==> flow/design.v <==
module izhikevich_neuron #(parameter DT = 16'h0100)  
(
    input wire clk,
    input wire rst,
    input wire [15:0] I,           
    output reg spike               
);
    reg signed [15:0] v, u;
    wire signed [15:0] a = 16'h0051;    
    wire signed [15:0] b = 16'h0200;    
    wire signed [15:0] c = -16'sd16640;  
    wire signed [15:0] d = 16'h0800;    
    wire signed [15:0] v_sq;
    wire signed [15:0] term1, term2, term3, dv_raw, du_raw;
    wire signed [15:0] bv;
    localparam signed [15:0] V_THRESH = 16'd7680;  
    cordic_mult sq_v (.x(v), .y(v), .out(v_sq));
    cordic_mult mul_004 (.x(16'h0148), .y(v_sq), .out(term1));
    cordic_mult mul_5v (.x(16'h0500), .y(v), .out(term2));
    assign term3 = 16'd35840;  
    assign dv_raw = term1 + term2 + term3 - u + I;
    cordic_mult mul_bv (.x(b), .y(v), .out(bv));
    assign du_raw = (bv - u);
    wire signed [15:0] du;
    cordic_mult mul_a (.x(a), .y(du_raw), .out(du));
    wire signed [31:0] dv_dt = dv_raw * $signed(DT);
    wire signed [31:0] du_dt = du * $signed(DT);
    always @(posedge clk or posedge rst) begin
        if (rst) begin
            v <= c;
            u <= 0;
            spike <= 0;
        end else begin
            if (v >= V_THRESH) begin
                v <= c;
                u <= u + d;
                spike <= 1;
            end else begin
                v <= v + dv_dt[23:8];  
                u <= u + du_dt[23:8];
                spike <= 0;
            end
        end
    end
endmodule
module cordic_mult(
    input signed [15:0] x,
    input signed [15:0] y,
    output signed [15:0] out
);
    wire signed [31:0] temp;
    assign temp = x * y;
    assign out = temp[23:8];  
endmodule
Tool chain data of izhikevich_neuron:

The steps from the RTL of izhikevich_neuron to its reports follow in flow order.
Lines are those of the file above, counted from 1.
Cell names lack the library's common part.
The mark n/a stands for no value.

* top: izhikevich_neuron
* clock port: clk
* standard-cell library: sky130hd
* timing corner: tt_025C_1v80

Word level:

Source: Yosys, flattened and elaborated, memories not mapped. Widths are those after wreduce; folded enables and synchronous resets count as part of the registers. Registers that Yosys merges into a memory's read port (data or address) are not register bits. Print and check cells do not count. Equal cells are merged and count once.

* muxes and demuxes: 3
* magnitude comparators: 1
* $add $sub $neg: 8
* $mul: 4

Operators with widths (number)
* 16-bit by 16-bit multiplier with 24-bit output: 1
* 8-bit by 16-bit multiplier with 24-bit output with constant A: 1
* 7-bit by 16-bit multiplier with 21-bit output with constant A: 1
* 16-bit adder: 4
* 4-bit by 16-bit multiplier with 16-bit output with constant A: 1
* 16-bit subtractor: 2
* 16-bit two-way mux: 2
* 16-bit by 13-bit adder with 16-bit output with constant B: 1
* 16-bit by 14-bit >= comparator with 1-bit output with constant B: 1
* 16-bit adder with constant B: 1
* 1-bit two-way mux: 1

* register bits: 33
* output and inout bits: 1
* bits of input ports: 18
* elaborated cells: 19

Depth:

Longest topological path by Yosys (ltp), each cell counted once; first at word level (registers and memories cut), then after technology mapping (sequential cells cut; the memories' decode and read muxes count).

* word-level depth: 8
* ABC_AREA: 0
* gate-level depth with buffers: 49
* mapped depth without buffers: 47

Synthesis result:

Source: synth_stat.txt of the flow (Yosys; design flattened, memories mapped). It holds for the ABC_AREA given above (unset counts as 0); a run with the other value may have another netlist.
Totals and module areas in this step are rounded.

Cells by type
* fa_1: number 252, area in all 5.04E+03 µm²
* ha_1: number 249, area in all 3.12E+03 µm²
* inv_1: number 467, area in all 1.75E+03 µm²
* xnor2_1: number 91, area in all 797.014 µm²
* dfrtp_1: number 26, area in all 650.624 µm²
* nand2_1: number 93, area in all 349.085 µm²
* and2_1: number 47, area in all 294.032 µm²
* a21oi_1: number 53, area in all 265.254 µm²
* nor2_1: number 64, area in all 240.23 µm²
* xor2_1: number 25, area in all 218.96 µm²
* dfstp_2: number 7, area in all 183.926 µm²
* a21o_1: number 23, area in all 172.666 µm²
* o21ai_0: number 30, area in all 150.144 µm²
* nor2b_1: number 20, area in all 125.12 µm²
* nor3_1: number 19, area in all 95.091 µm²
* clkbuf_1: number 24, area in all 90.086 µm²
* nand3_1: number 18, area in all 90.086 µm²
* o21a_1: number 11, area in all 82.579 µm²

Not listed: further types 38, cells in them 118.

* mapped area: 0.01464 mm²
* sequential area: 0.0008346 mm²
* buffer cells: 25
* standard cells after synthesis: 1637
* mapped flip-flops: 33

By module: a second synthesis without flattening, with its own total; a netlist apart from the flattened one above.

* cell total of the unflattened synthesis: 4765
* area (unflattened synthesis): 0.04179 mm²

Rows give one instance, submodules left out.

Modules
* cordic_mult: cells 847, seq. area 0 mm², area 0.00741 mm², times used 5
* izhikevich_neuron: cells 530, seq. area 0.0008346 mm², area 0.004741 mm², times used 1

Path before layout:

Path of least setup slack by OpenSTA after synthesis, without wires, with an ideal clock, recovery checks aside; 20% of the period is set as input and as output delay. Where synthesis merged equal registers, the netlist keeps one of their names.

* path kind: register to register
* start: register v[11]
* end: register v[15]
* setup slack: 455 ps
* data required time: 11916 ps
* time at the first pin: 0 ps
* path buffers: 2
* stages: 47
* library setup time: 84 ps
* clock period: 12000 ps
* arrival: 11461 ps
* delay of the path: 11545 ps
* synthesis period reached: 11545 ps

"delay of the path" = arrival - input delay + setup time.
"stages" counts driving pins, that of a launching flip-flop among them; a cell with two outputs on the path counts twice.
"synthesis period reached" = period - worst setup slack (recovery checks aside). The figure is calculated, with input and output delays left at 20% of the set period.
Between the ends stands the longest chain of elaborated cells between them, by number of cells; it is not shown to be the way that was timed. Of several equally long chains one is given.
A line is the first line of the expression or statement that the cell stems from. Yosys adds cells for indexed reads and writes and turns some case tables into memories.
At most two assigning lines are given for a register; there are more.

* cell sequence: dfstp_2 clkbuf_1 nand2_1 fa_1 fa_1 fa_1 inv_1 fa_1 fa_1 inv_1 fa_1 inv_1 ha_1 clkbuf_1 a21o_1 a21oi_1 o21bai_1 a21o_1 (+11 left out) a21oi_1 nand3b_1 a21oi_1 xnor2_1 fa_1 fa_1 inv_1 fa_1 fa_1 inv_1 ha_1 or2_2 a21oi_1 a31oi_1 a31oi_1 xnor2_1 xnor3_1 or2_2
* cells in the longest elaborated chain: 8
* elaborated cells on any way between the ends: 10
* RTL lines with such cells: 4
* those cells by class: 5 x add/sub; 3 x mul; 1 x compare; 1 x mux

Ends and longest elaborated chain, after synthesis
* start: declaration: RTL line 8 `reg signed [15:0] v, u;`
* start: assignment: RTL line 30 `v <= c;`
* start: assignment: RTL line 35 `v <= c;`
* 16-bit by 16-bit multiplier with 24-bit output: RTL line 52 `assign temp = x * y;`
* 7-bit by 16-bit multiplier with 21-bit output: RTL line 52
* 16-bit adder (2 in a row): RTL line 21 `assign dv_raw = term1 + term2 + term3 - u + I;`
* 16-bit subtractor: RTL line 21
* 16-bit adder: RTL line 21
* 16-bit adder: RTL line 39 `v <= v + dv_dt[23:8];`
* 16-bit two-way mux: RTL line 34 `if (v >= V_THRESH) begin`
* end: assignment: RTL line 30
* end: assignment: RTL line 35
* end: declaration: RTL line 8

Worst path after layout:

From the final timing report of entry A: the path of least setup slack in the routed layout; clock arrival at registers is part of the times.
The report prints the path's times to 10 ps; the period is as set.

* path kind: register to register
* start: register v[6]
* end: register v[15]
* clock period: 18600 ps
* arrival: 13970 ps
* setup slack: 4850 ps
* stages: 46
* data required time: 18820 ps
* time at the first pin: 290 ps
* library setup time: 70 ps
* path buffers: 2

Between the ends stands the longest chain of elaborated cells between them, by number of cells; it is not shown to be the way that was timed. Of several equally long chains one is given.
At most two assigning lines are given for a register; there are more.

* cell sequence: dfrtp_1 clkbuf_1 nand2_1 fa_1 fa_1 fa_1 inv_1 fa_1 fa_1 inv_1 fa_1 inv_1 ha_1 clkbuf_1 a21o_1 a21oi_1 o21bai_1 a21o_1 (+10 left out) a21oi_1 nand3b_1 a21oi_1 xnor2_1 fa_1 fa_1 inv_1 fa_1 fa_1 inv_1 ha_1 or2_2 a21oi_1 a31oi_1 a31oi_1 xnor2_1 xnor3_1 or2_2
* cells in the longest elaborated chain: 8
* elaborated cells on any way between the ends: 10
* RTL lines with such cells: 4
* those cells by class: 5 x add/sub; 3 x mul; 1 x compare; 1 x mux

Ends and longest elaborated chain, after layout
* start: declaration: RTL line 8 `reg signed [15:0] v, u;`
* start: assignment: RTL line 30 `v <= c;`
* start: assignment: RTL line 35 `v <= c;`
* 16-bit by 16-bit multiplier with 24-bit output: RTL line 52 `assign temp = x * y;`
* 7-bit by 16-bit multiplier with 21-bit output: RTL line 52
* 16-bit adder (2 in a row): RTL line 21 `assign dv_raw = term1 + term2 + term3 - u + I;`
* 16-bit subtractor: RTL line 21
* 16-bit adder: RTL line 21
* 16-bit adder: RTL line 39 `v <= v + dv_dt[23:8];`
* 16-bit two-way mux: RTL line 34 `if (v >= V_THRESH) begin`
* end: assignment: RTL line 30
* end: assignment: RTL line 35
* end: declaration: RTL line 8

--- measured runs ---
izhikevich_neuron through Yosys and OpenROAD on sky130hd: 3 stored runs, unordered, with their settings and measured results. The constraints put input and output delay at 20% of the set period each and load the outputs with 0.01 pF.
"clock period achieved" is the run's clock period less its worst setup slack. It is reckoned from that one timing run; input and output delays stay at 20% of the period that was set.
Measured values are rounded.

### Entry A

==> flow/run.sh <==
#!/bin/bash
# the make line also repeats the synthesis and layout settings of config.mk as NAME=value (left out here)
make -C /OpenROAD-flow-scripts/flow DESIGN_CONFIG=/design/flow/config.mk WORK_HOME=/design/flow/orfs CLKGATE_MAP_FILE= finish
==> flow/config.mk <==
export PLATFORM = sky130hd
export DESIGN_NAME = izhikevich_neuron
export DESIGN_NICKNAME = izhikevich_neuron
export VERILOG_FILES = /design/flow/design.v
export SDC_FILE = /design/flow/constraint.sdc
export NUM_CORES = 4
export LEC_CHECK = 0
export ABC_AREA = 0
export CAP_MARGIN = 20
export CELL_PAD_IN_SITES_DETAIL_PLACEMENT = 1
export CELL_PAD_IN_SITES_GLOBAL_PLACEMENT = 3
export CORE_ASPECT_RATIO = 1.92
export CORE_MARGIN = 3
export CORE_UTILIZATION = 41
export GPL_TIMING_DRIVEN = 0
export SLEW_MARGIN = 20
==> flow/constraint.sdc <==
create_clock -name core_clock -period 18.6 [get_ports {clk}]
set_input_delay 3.7200 -clock core_clock [delete_from_list [all_inputs] [get_ports {clk}]]
set_output_delay 3.7200 -clock core_clock [all_outputs]
set_load 0.01 [all_outputs]

Results of entry A:
- Worst hold slack after layout: 530 ps
- Die area: 0.03814 mm²
- Setup slack of the critical path: 4849 ps
- Setup TNS: 0 ps
- Synthesized cell area: 0.01464 mm²
- Clock period achieved: 13751 ps
- Std-cell area (final layout): 0.01552 mm²

### Entry B

==> flow/run.sh <==
#!/bin/bash
# the make line also repeats the synthesis and layout settings of config.mk as NAME=value (left out here)
make -C /OpenROAD-flow-scripts/flow DESIGN_CONFIG=/design/flow/config.mk WORK_HOME=/design/flow/orfs CLKGATE_MAP_FILE= finish
==> flow/config.mk <==
export PLATFORM = sky130hd
export DESIGN_NAME = izhikevich_neuron
export DESIGN_NICKNAME = izhikevich_neuron
export VERILOG_FILES = /design/flow/design.v
export SDC_FILE = /design/flow/constraint.sdc
export NUM_CORES = 4
export LEC_CHECK = 0
export ABC_AREA = 0
export CAP_MARGIN = 20
export CELL_PAD_IN_SITES_DETAIL_PLACEMENT = 1
export CELL_PAD_IN_SITES_GLOBAL_PLACEMENT = 3
export CORE_ASPECT_RATIO = 1.92
export CORE_MARGIN = 3
export CORE_UTILIZATION = 72
export GPL_TIMING_DRIVEN = 0
export PLACE_DENSITY_LB_ADDON = 0.1
export SLEW_MARGIN = 20
export TNS_END_PERCENT = 60
==> flow/constraint.sdc <==
create_clock -name core_clock -period 18.6 [get_ports {clk}]
set_input_delay 3.7200 -clock core_clock [delete_from_list [all_inputs] [get_ports {clk}]]
set_output_delay 3.7200 -clock core_clock [all_outputs]
set_load 0.01 [all_outputs]

Outcome of entry B: did not finish, placement stopped with FLW-0024

### Entry C

==> flow/run.sh <==
#!/bin/bash
# the make line also repeats the synthesis and layout settings of config.mk as NAME=value (left out here)
make -C /OpenROAD-flow-scripts/flow DESIGN_CONFIG=/design/flow/config.mk WORK_HOME=/design/flow/orfs CLKGATE_MAP_FILE= finish
==> flow/config.mk <==
export PLATFORM = sky130hd
export DESIGN_NAME = izhikevich_neuron
export DESIGN_NICKNAME = izhikevich_neuron
export VERILOG_FILES = /design/flow/design.v
export SDC_FILE = /design/flow/constraint.sdc
export NUM_CORES = 4
export LEC_CHECK = 0
export ABC_AREA = 1
export CAP_MARGIN = 5
export CELL_PAD_IN_SITES_DETAIL_PLACEMENT = 1
export CELL_PAD_IN_SITES_GLOBAL_PLACEMENT = 2
export CORE_ASPECT_RATIO = 1.11
export CORE_MARGIN = 10
export CORE_UTILIZATION = 30
export CTS_CLUSTER_DIAMETER = 98
export CTS_CLUSTER_SIZE = 22
export GPL_ROUTABILITY_DRIVEN = 0
export HOLD_SLACK_MARGIN = 0.25
export MAX_ROUTING_LAYER = met4
export MIN_ROUTING_LAYER = met2
export PLACE_DENSITY_LB_ADDON = 0.27
export SETUP_SLACK_MARGIN = -1.07
export SLEW_MARGIN = 10
export TNS_END_PERCENT = 90
==> flow/constraint.sdc <==
create_clock -name core_clock -period 12.0 [get_ports {clk}]
set_input_delay 2.4000 -clock core_clock [delete_from_list [all_inputs] [get_ports {clk}]]
set_output_delay 2.4000 -clock core_clock [all_outputs]
set_load 0.01 [all_outputs]

Results of entry C:
- Std-cell area (final layout): 0.0169 mm²
- Worst hold slack after layout: 581 ps
- Setup TNS: -671 ps
- Setup slack of the critical path: -284 ps
- Clock period achieved: 12284 ps
- Die area: 0.06185 mm²
- Synthesized cell area: 0.01569 mm²
--- end ---
